==> flow/design.v <==
`timescale 1ns / 1ps
module hx711driver (
    input clk,
    input reset,
    input logic ce,  
    input logic [15:0] dvsr,  
    input logic start,
    output logic [23:0] dout,
    output logic hx711_done_tick,
    output logic ready,
    output logic sclk,
    input logic hx711_in
);
typedef enum {idle, cpha_delay, p0, p1, g0, g1} state_type;
state_type state_reg;
state_type state_next;
logic p_clk;
logic [15:0] c_reg;
logic [15:0] c_next;
logic hx711_clk_reg;
logic hx711_clk_next;
logic ready_i;
logic hx711_done_tick_i;
logic [5:0] n_reg;
logic [5:0] n_next;
logic [23:0] si_reg;
logic [23:0] si_next;
always_ff @(posedge clk, posedge reset)
    if (reset) begin
        state_reg <= idle;
        si_reg <= 0;
        n_reg <= 0;
        c_reg <= 0;
        hx711_clk_reg <= 0;
    end
    else if (ce) begin
        state_reg <= state_next;
        si_reg <= si_next;
        n_reg <= n_next;
        c_reg <= c_next;
        hx711_clk_reg <= hx711_clk_next;
    end
always_comb
begin
    state_next = state_reg;  
    ready_i = 0;
    hx711_done_tick_i = 0;
    si_next = si_reg;
    n_next = n_reg;
    c_next = c_reg;
    case (state_reg)
        idle: begin
                ready_i = 1;  
                if (start & !hx711_in) begin  
                    n_next = 0;  
                    c_next =0;   
                    state_next = cpha_delay;  
                end
            end
        cpha_delay: begin
                if (c_reg==dvsr) begin  
                    state_next = p0;  
                    c_next = 0;   
                end
                else
                    c_next = c_reg + 1;  
            end
        p0: begin
                if (c_reg==dvsr) begin  
                    state_next = p1;   
                    si_next = {si_reg[22:0], hx711_in};  
                    c_next = 0;  
                end
                else
                    c_next = c_reg + 1;   
            end
        p1: begin
                if (c_reg==dvsr) begin  
                    if (n_reg==23) begin  
                        state_next = g0;  
                        c_next = 0;  
                    end
                    else begin
                        state_next = p0;   
                        n_next = n_reg + 1;   
                        c_next = 0;   
                    end
                end
                else
                    c_next = c_reg + 1;  
            end
        g0: begin
                if (c_reg==dvsr) begin  
                    state_next = g1;  
                    c_next = 0;  
                end
                else
                    c_next = c_reg + 1;   
            end
        g1: begin
                if (c_reg==dvsr) begin  
                    hx711_done_tick_i = 1;   
                    state_next = idle;   
                end
                else
                    c_next = c_reg + 1;  
            end
     endcase
end
assign ready = ready_i;
assign hx711_done_tick = hx711_done_tick_i;
assign p_clk = (state_next==p0) || (state_next == g0);
assign hx711_clk_next = p_clk;
assign dout = si_reg;
assign sclk = hx711_clk_reg;
endmodule
`timescale 1ns / 1ps
module seven_seg_driver (
    input logic clock,
    input logic reset,
    input logic [23:0] binary_in,
    output logic [7:0] segments_out,  
    output logic [7:0] anodes_out      
);
    logic [15:0] refresh_counter;
    logic refresh_tick;
    always_ff @(posedge clock, posedge reset) begin
        if (reset) begin
            refresh_counter <= '0;
            refresh_tick <= 1'b0;
        end else begin
            refresh_tick <= 1'b0;  
            if (refresh_counter == 16'd1023) begin
                refresh_counter <= '0;
                refresh_tick <= 1'b1;
            end else begin
                refresh_counter <= refresh_counter + 1;
            end
        end
    end
    logic [31:0] bcd_digits;  
    always_comb begin
        logic [23:0] bin_copy;
        logic [31:0] bcd_temp;
        bin_copy = binary_in;
        bcd_temp = '0;
        for (int i = 0; i < 24; i++) begin
            for (int j = 0; j < 8; j++) begin
                if (bcd_temp[ (j*4) +: 4 ] > 4) begin
                bcd_temp[ (j*4) +: 4 ] = bcd_temp[ (j*4) +: 4 ] + 3;
                end
            end
            {bcd_temp, bin_copy} = {bcd_temp, bin_copy} << 1;
        end
        bcd_digits = bcd_temp;  
    end
    logic [2:0] digit_selector;  
    logic [3:0] current_bcd_digit;  
    always_ff @(posedge clock, posedge reset) begin
        if (reset) begin
            digit_selector <= '0;
        end else if (refresh_tick) begin
            digit_selector <= digit_selector + 1;  
        end
    end
    always_comb begin
        case (digit_selector)
            3'd0:    current_bcd_digit = bcd_digits[3:0];    
            3'd1:    current_bcd_digit = bcd_digits[7:4];    
            3'd2:    current_bcd_digit = bcd_digits[11:8];   
            3'd3:    current_bcd_digit = bcd_digits[15:12];  
            3'd4:    current_bcd_digit = bcd_digits[19:16];  
            3'd5:    current_bcd_digit = bcd_digits[23:20];  
            3'd6:    current_bcd_digit = bcd_digits[27:24];  
            3'd7:    current_bcd_digit = bcd_digits[31:28];  
            default: current_bcd_digit = 4'b1111;          
        endcase
    end
    always_comb begin
        case (current_bcd_digit)
            4'd0:    segments_out = 8'b00000011;  
            4'd1:    segments_out = 8'b10011111;  
            4'd2:    segments_out = 8'b00100101;  
            4'd3:    segments_out = 8'b00001101;  
            4'd4:    segments_out = 8'b10011001;  
            4'd5:    segments_out = 8'b01001001;  
            4'd6:    segments_out = 8'b01000001;  
            4'd7:    segments_out = 8'b00011111;  
            4'd8:    segments_out = 8'b00000001;  
            4'd9:    segments_out = 8'b00001001;  
            default: segments_out = 8'b11111111;  
        endcase
    end
    always_comb begin
        case (digit_selector)
            3'd0:    anodes_out = 8'b11111110;  
            3'd1:    anodes_out = 8'b11111101;  
            3'd2:    anodes_out = 8'b11111011;  
            3'd3:    anodes_out = 8'b11110111;  
            3'd4:    anodes_out = 8'b11101111;  
            3'd5:    anodes_out = 8'b11011111;  
            3'd6:    anodes_out = 8'b10111111;  
            3'd7:    anodes_out = 8'b01111111;  
            default: anodes_out = 8'b11111111;  
        endcase
    end
endmodule
`timescale 1ns / 1ps
module top_nexys_a7 (
    input logic clock,       
    input logic reset,
    input logic hx711_data_in,
    output logic hx711_sclk_out,
    output logic [5:0] states_led,
    output logic [7:0] DDP,
    output logic [7:0] AN
);
    logic clock50MHz;
    always_ff @(posedge clock, posedge reset) begin
        if (reset) clock50MHz <= 0;
        else       clock50MHz <= ~clock50MHz;
    end
    logic ce_50;
    assign ce_50 = ~clock50MHz;
    logic hx711_data_sync1, hx711_data_sync2;
    always_ff @(posedge clock) begin
        if (ce_50) begin
            hx711_data_sync1 <= hx711_data_in;
            hx711_data_sync2 <= hx711_data_sync1;
        end
    end
    logic [23:0] s_hx711_raw_bits; 
    logic        s_hx711_tick;     
    hx711driver inst_hx711_driver (
        .clk(clock), 
        .reset(reset), 
        .ce(ce_50),
        .dvsr(16'd50), 
        .start(1'b1), 
        .dout(s_hx711_raw_bits), 
        .hx711_done_tick(s_hx711_tick),
        .ready(), 
        .sclk(hx711_sclk_out), 
        .hx711_in(hx711_data_sync2) 
    );
    logic signed [31:0] data_signed;
    assign data_signed = {{8{s_hx711_raw_bits[23]}}, s_hx711_raw_bits};
    logic s_tick_sync_r, s_tick_rising;
    always_ff @(posedge clock) s_tick_sync_r <= s_hx711_tick;
    assign s_tick_rising = s_hx711_tick && !s_tick_sync_r; 
    localparam int CLOCKS_PER_SECOND = 100_000;
    localparam int THRESHOLD = 50;                      
    localparam int NOISE_LIMIT = 15000; 
    int timer_1sec;
    logic signed [63:0] accumulator_sum; 
    int sample_count;
    int consecutive_outliers;
    logic signed [31:0] current_second_avg;
    logic signed [31:0] previous_second_avg;
    logic signed [31:0] display_stable_val;
    logic signed [31:0] r_sample_captured;  
    typedef enum logic [3:0] {
        ST_IDLE,          
        ST_SAMPLE_CALC,   
        ST_SAMPLE_CHECK,  
        ST_SAMPLE_ACCUM,  
        ST_PREP_DIV,      
        ST_DIVIDE,        
        ST_UPDATE,        
        ST_CLEANUP        
    } state_t;
    state_t state;
    logic [63:0] div_dividend;
    logic [63:0] div_remainder;
    logic [31:0] div_divisor;
    logic [31:0] div_quotient;
    logic [6:0]  div_counter;
    logic        div_sign_bit;
    logic signed [31:0] r_diff;
    logic [31:0] r_abs_diff;
    logic        r_is_valid_sample;
    always_ff @(posedge clock, posedge reset) begin
        if (reset) begin
            timer_1sec <= '0;
            accumulator_sum <= '0;
            sample_count <= '0;
            current_second_avg <= '0;
            previous_second_avg <= '0;
            display_stable_val <= '0;
            states_led <= '0;
            state <= ST_IDLE;
            div_dividend <= 0; 
            div_remainder <= 0; 
            div_divisor <= 0;
            div_quotient <= 0; 
            div_counter <= 0; 
            div_sign_bit <= 0;
            consecutive_outliers <= 0;
            r_sample_captured <= 0;
            r_diff <= 0;
            r_abs_diff <= 0;
            r_is_valid_sample <= 0;
        end
        else begin
            case (state)
                ST_IDLE: begin
                    if (s_tick_rising) begin
                        r_sample_captured <= data_signed;  
                        state <= ST_SAMPLE_CALC;           
                    end 
                    else if (timer_1sec == CLOCKS_PER_SECOND - 1) begin
                        timer_1sec <= 0;
                        state <= ST_PREP_DIV;
                    end 
                    else begin
                        timer_1sec <= timer_1sec + 1;
                    end
                end
                ST_SAMPLE_CALC: begin
                    if (timer_1sec != CLOCKS_PER_SECOND - 1) timer_1sec <= timer_1sec + 1;
                    r_diff <= r_sample_captured - current_second_avg;
                    state <= ST_SAMPLE_CHECK;
                end
                ST_SAMPLE_CHECK: begin
                    if (timer_1sec != CLOCKS_PER_SECOND - 1) timer_1sec <= timer_1sec + 1;
                    if (r_diff < 0) r_abs_diff <= unsigned'(-r_diff);
                    else            r_abs_diff <= unsigned'(r_diff);
                    state <= ST_SAMPLE_ACCUM;
                end
                ST_SAMPLE_ACCUM: begin
                    if (timer_1sec != CLOCKS_PER_SECOND - 1) timer_1sec <= timer_1sec + 1;
                    if (r_abs_diff < NOISE_LIMIT || current_second_avg == 0 || consecutive_outliers >= 3) begin
                        accumulator_sum <= accumulator_sum + r_sample_captured;
                        sample_count <= sample_count + 1;
                        consecutive_outliers <= 0;
                    end else begin
                        consecutive_outliers <= consecutive_outliers + 1;
                    end
                    state <= ST_IDLE;  
                end
                ST_PREP_DIV: begin
                    if (sample_count == 0) begin
                        current_second_avg <= 0;
                        state <= ST_UPDATE;
                    end else begin
                        if (accumulator_sum < 0) begin
                            div_dividend <= unsigned'(-accumulator_sum);
                            div_sign_bit <= 1'b1;
                        end else begin
                            div_dividend <= unsigned'(accumulator_sum);
                            div_sign_bit <= 1'b0;
                        end
                        div_divisor   <= unsigned'(sample_count);
                        div_remainder <= 0;
                        div_quotient  <= 0;
                        div_counter   <= 63; 
                        state <= ST_DIVIDE;
                    end
                end
                ST_DIVIDE: begin
                    div_remainder = (div_remainder << 1) | (div_dividend[div_counter]);
                    if (div_remainder >= div_divisor) begin
                        div_remainder = div_remainder - div_divisor;
                        div_quotient[div_counter] = 1'b1; 
                    end
                    if (div_counter == 0) state <= ST_UPDATE;
                    else div_counter <= div_counter - 1;
                end
                ST_UPDATE: begin
                    logic signed [31:0] temp_avg;
                    if (div_sign_bit) temp_avg = signed'(-div_quotient);
                    else              temp_avg = signed'(div_quotient);
                    current_second_avg <= temp_avg;
                    display_stable_val <= temp_avg;
                    if ((previous_second_avg - temp_avg) > THRESHOLD) states_led <= 6'b101101; 
                    else states_led <= 6'b000000;
                    state <= ST_CLEANUP;
                end
                ST_CLEANUP: begin
                    previous_second_avg <= current_second_avg;
                    accumulator_sum <= 0;
                    sample_count <= 0;
                    state <= ST_IDLE; 
                end
                default: state <= ST_IDLE;
            endcase
        end
    end
    logic [23:0] final_display_number;
    always_comb begin
        if (display_stable_val < 0) final_display_number = unsigned'(-display_stable_val);
        else                        final_display_number = unsigned'(display_stable_val);
    end
    seven_seg_driver inst_display (
        .clock(clock),                  
        .reset(reset),                
        .binary_in(final_display_number),   
        .segments_out(DDP),           
        .anodes_out(AN)               
    );
endmodule
* Step by step through the tools: top_nexys_a7 *
What the tools print for top_nexys_a7, step after step.
Line numbers count from 1 in the design file above.
Operators: Yosys type, input widths -> output width; for muxes data width and select width s.
Cell names lack the library's common part.
The mark n/a stands for no value.

set-up
  top module = top_nexys_a7
  clock = clock
  standard-cell library = sky130hd
  corner = tt_025C_1v80

* Elaborated design *
Source: Yosys, flattened and elaborated, memories not mapped. Widths are those after wreduce. Registers that Yosys merges into a memory's read port (data or address) are not register bits. Print and check cells do not count.
Memory sizes are those after Yosys's memory passes, which may raise the word count (mostly to a power of two), join words into wider ones and drop unused or constant bits.

word-level totals
  latch bits = 0
  bits in registers = 656
  memory cells = 2
  bits in writable memories = 0
  memory bits (read-only) = 176
  word width x clocked read ports = 0
  elaborated cells = 655
  input bits = 3

memories
  name             words  bits a word  rd ports  wr ports  RTL line  text
  (no name shown)  16     7            1         0         180       case (current_bcd_digit)
  (no name shown)  8      8            1         0         195       case (digit_selector)

operators by class
  $add $sub $neg = 173
  mux-type cells = 209
  magnitude comparators = 163
  divide/modulo/power cells = 0
  shift-type cells = 2
  bitwise operators = 6
  reduce/logical cells = 31
  equality and inequality tests = 39
  multiply operators = 0

operators by type and width
  cell                    count
  $gt 4x3->1 const B      148
  $mux 4                  138
  $mux 32                 17
  $add 4x2->4 const B     133
  $pmux 32 s2             4
  $pmux 32 s6             1
  $pmux 64 s2             1
  $mux 64                 2
  $pmux 63 s2             1
  $mux 63                 2
  $add 32x2->32 const B   3
  $eq 32x2->1 const B     3
  $eq 32x3->1 const B     3
  $logic_not 32->1        3
  $mux 3                  22
  $lt 32x1->1 const B     2
  $neg 32->32             2
  $lt 64x1->1 const B     1
  $or 64x1->64            1
  $add 64x24->64          1
  $ge 64x32->1            1
  $shiftx 64x7->1         1
  $neg 64->64             1
  $mux 16                 4
  $sub 63x32->63          1
  $pmux 16 s3             1
  $add 3x2->3 const B     15
  $shift 1x8->32 const A  1

Other operator kinds: 58; their cells: 110.

* Depth *
Longest topological path by Yosys (ltp), each cell counted once; first at word level (registers and memories cut), then after technology mapping (sequential cells cut; the memories' decode and read muxes count).

depth
  depth after elaboration = 49
  ABC_AREA = 1
  depth in mapped cells = 143

* Netlist *
The flow's flattened synthesis, as Yosys stat reports it; memories are mapped. The netlist is that of the ABC_AREA named above (0 if unset); the other value can give another one.

cell types
  type      count  total area (sq um)
  dfrtp_1   617    1.54E+04
  nand2_1   1,717  6.44E+03
  inv_1     959    3.6E+03
  ha_1      282    3.53E+03
  o21ai_0   606    3.03E+03
  nand3_1   540    2.7E+03
  nor2_1    571    2.14E+03
  xor2_1    215    1.88E+03
  a21oi_1   348    1,741.67
  nand2_2   143    894.608
  nor3_1    157    785.754
  xnor2_1   78     683.155
  nand4_1   91     569.296
  nand2_4   43     484.214
  clkbuf_1  124    465.446
  nor4_1    63     394.128
  nand3_2   35     350.336
  o21bai_1  42     315.302

Not listed: further types 64, cells in them 508.

mapped netlist
  buffer cells = 142
  mapped area = 49,128.4 sq um
  flip-flop cells = 622
  mapped cells = 7,139

* Worst setup path after synthesis *
Path of least setup slack by OpenSTA after synthesis, without wires, with an ideal clock, recovery checks aside; 20% of the period is set as input and as output delay. Where synthesis merged equal registers, the netlist keeps one of their names.

path after synthesis
  path type = flip-flop to output port
  from = register display_stable_val[0]
  to = output DDP[4]
  launch time at the first pin = 0.000 ns
  setup slack = 17.134 ns
  stages on the path = 134
  period = 40.0 ns
  buffers on the path = 0
  path delay = 14.866 ns
  external output delay = 8.000 ns
  arrival time = 14.866 ns
  synthesis period reached = 22.866 ns

"path delay" = arrival - input delay + setup time.
A path that ends at an output port has no setup time.
"stages on the path" counts driving pins, that of a launching flip-flop among them; a cell with two outputs on the path counts twice.
"synthesis period reached" is the clock period less the worst setup slack; recovery checks do not enter. This is arithmetic on one report: input and output delays are still those of the set period (20% each).
Between the ends stands the longest chain of elaborated cells between them, by number of cells; it is not shown to be the way that was timed. Of several equally long chains one is given.
Each line given opens the expression or statement behind the cell; cells for indexed reads and writes are added by Yosys, which also makes memories of some case tables.
The chain passes a memory read, where the word-level depth is cut; so it can be longer than that depth.

between the ends, after synthesis
  cell sequence = dfrtp_1 inv_1 ha_1 nand3_2 nor2_2 nand3_2 nand2_4 nand2_1 nand2_1 nand2_2 nand2_1 ha_1 inv_1 or2_2 nand2_2 nand2_2 xor2_2 ha_1 [... 98 more ...] xor2_1 ha_1 nand3b_1 nand2_1 inv_2 nor2_1 nor2_1 nor2_1 nand3_1 inv_1 nand2_1 nor2_1 nand3_1 nand2_1 inv_1 ha_1 nor2_1 o21ai_1
  cells in the longest elaborated chain = 50

RTL lines, path after synthesis
  item               RTL line  text
  start, declared    260       logic signed [31:0] display_stable_val;
  start, assigned    289       display_stable_val <= '0;
  start, assigned    374       display_stable_val <= temp_avg;
  $neg 24->24        391       if (display_stable_val < 0) final_display_number = unsigned'(-display_stable_val);
  $mux 24            391
  $add 1x2->3        150       bcd_temp[ (j*4) +: 4 ] = bcd_temp[ (j*4) +: 4 ] + 3;
  $mux 3             149       if (bcd_temp[ (j*4) +: 4 ] > 4) begin
  $gt 4x3->1         149
  $mux 4             149
  $gt 4x3->1         149
  [... 36 more ...]  n/a
  $mux 4             149
  $add 4x2->4        150
  $mux 4             149
  $add 4x2->4        150
  $mux 4             149
  $pmux 4 s8         167       case (digit_selector)
  $mem_v2 16x7       180       case (current_bcd_digit)
  end, declared      215       output logic [7:0] DDP,

* Path in the finished layout *
From the final timing report of stored run 1: the path of least setup slack in the routed layout; clock arrival at registers is part of the times.

path post-layout
  path type = flip-flop to output port
  from = register display_stable_val[0]
  to = output DDP[7]
  setup slack = 14.03 ns
  arrival time = 17.97 ns
  stages on the path = 136
  external output delay = 8.00 ns
  launch time at the first pin = 0.62 ns
  buffers on the path = 1
  period = 40.0 ns

Between the ends stands the longest chain of elaborated cells between them, by number of cells; it is not shown to be the way that was timed. Of several equally long chains one is given.
The chain passes a memory read, where the word-level depth is cut; so it can be longer than that depth.

between the ends, post-layout
  cell sequence = dfrtp_1 inv_1 ha_1 nand3_2 nor2_2 nand3_2 nand2_4 nand2_1 nand2_1 nand2_2 nand2_1 ha_1 inv_1 or2_2 nand2_2 nand2_2 xor2_2 ha_1 [... 100 more ...] xor2_1 ha_1 or2_1 nand2_1 nand2_1 nor2_1 nor2_1 nand3_1 nor2_1 nand4_1 nand2_1 inv_1 ha_1 inv_1 nand2_1 nand2_1 o21ai_1 clkdlybuf4s50_1
  cells in the longest elaborated chain = 50

RTL lines, path post-layout
  item               RTL line  text
  start, declared    260       logic signed [31:0] display_stable_val;
  start, assigned    289       display_stable_val <= '0;
  start, assigned    374       display_stable_val <= temp_avg;
  $neg 24->24        391       if (display_stable_val < 0) final_display_number = unsigned'(-display_stable_val);
  $mux 24            391
  $add 1x2->3        150       bcd_temp[ (j*4) +: 4 ] = bcd_temp[ (j*4) +: 4 ] + 3;
  $mux 3             149       if (bcd_temp[ (j*4) +: 4 ] > 4) begin
  $gt 4x3->1         149
  $mux 4             149
  $gt 4x3->1         149
  [... 36 more ...]  n/a
  $mux 4             149
  $add 4x2->4        150
  $mux 4             149
  $add 4x2->4        150
  $mux 4             149
  $pmux 4 s8         167       case (digit_selector)
  $mem_v2 16x7       180       case (current_bcd_digit)
  end, declared      215       output logic [7:0] DDP,

==> runs of top_nexys_a7 <==
Flow measurements of top_nexys_a7 on sky130hd: 5 stored runs with different settings, listed in no order. Input and output delays are each 20% of the period that was set; the output load is 0.01 pF.
"time used up by the worst setup path": the worst setup path's part of the clock period (all of it between registers, 20% less for each end at a port) less its slack. A launch clock that arrives late makes it longer, a capture clock that arrives late makes it shorter.
Among the settings, n/a means not set for that run.

item                                       stored run 1              stored run 2              stored run 3              stored run 4              stored run 5
ABC_AREA                                   1                         0                         1                         n/a                       n/a
CORE_UTILIZATION                           40                        28                        40                        40                        40
PLACE_DENSITY_LB_ADDON                     0.25                      0.06                      0.25                      n/a                       n/a
SETUP_SLACK_MARGIN                         5.0                       -0.67                     n/a                       n/a                       n/a
period_ns                                  40.0                      25.1                      40.0                      40.0                      40.0
CAP_MARGIN                                 20                        20                        0                         20                        20
CORE_MARGIN                                2                         3                         2                         2                         2
SLEW_MARGIN                                20                        35                        20                        20                        20
CELL_PAD_IN_SITES_GLOBAL_PLACEMENT         n/a                       2                         n/a                       n/a                       2
CTS_CLUSTER_DIAMETER                       n/a                       285                       n/a                       n/a                       n/a
CTS_CLUSTER_SIZE                           n/a                       67                        n/a                       n/a                       n/a
MAX_ROUTING_LAYER                          n/a                       met4                      met4                      n/a                       met4
CELL_PAD_IN_SITES_DETAIL_PLACEMENT         n/a                       n/a                       n/a                       n/a                       1
MIN_ROUTING_LAYER                          n/a                       n/a                       n/a                       n/a                       met2
PLACE_DENSITY                              n/a                       n/a                       n/a                       n/a                       0.36
standard-cell area after routing (sq um)   53,547.6                  58,800.1                  53,533.8                  53,884.2                  54,403.4
lowest setup slack (ns)                    14.026                    -0.059                    14.002                    6.190                     5.152
die footprint (sq um)                      125,642.0                 183,788.0                 125,642.0                 127,921.0                 127,921.0
worst hold slack (ns)                      0.436                     0.465                     0.421                     0.432                     0.449
time used up by the worst setup path (ns)  17.97                     20.14                     18.00                     25.81                     26.85
critical path kind                         flip-flop to output port  flip-flop to output port  flip-flop to output port  flip-flop to output port  flip-flop to output port
total negative slack on setup checks (ns)  0.000                     -0.220                    0.000                     0.000                     0.000
cell area after synthesis (sq um)          49,128.4                  50,030.5                  49,128.4                  50,030.5                  50,030.5
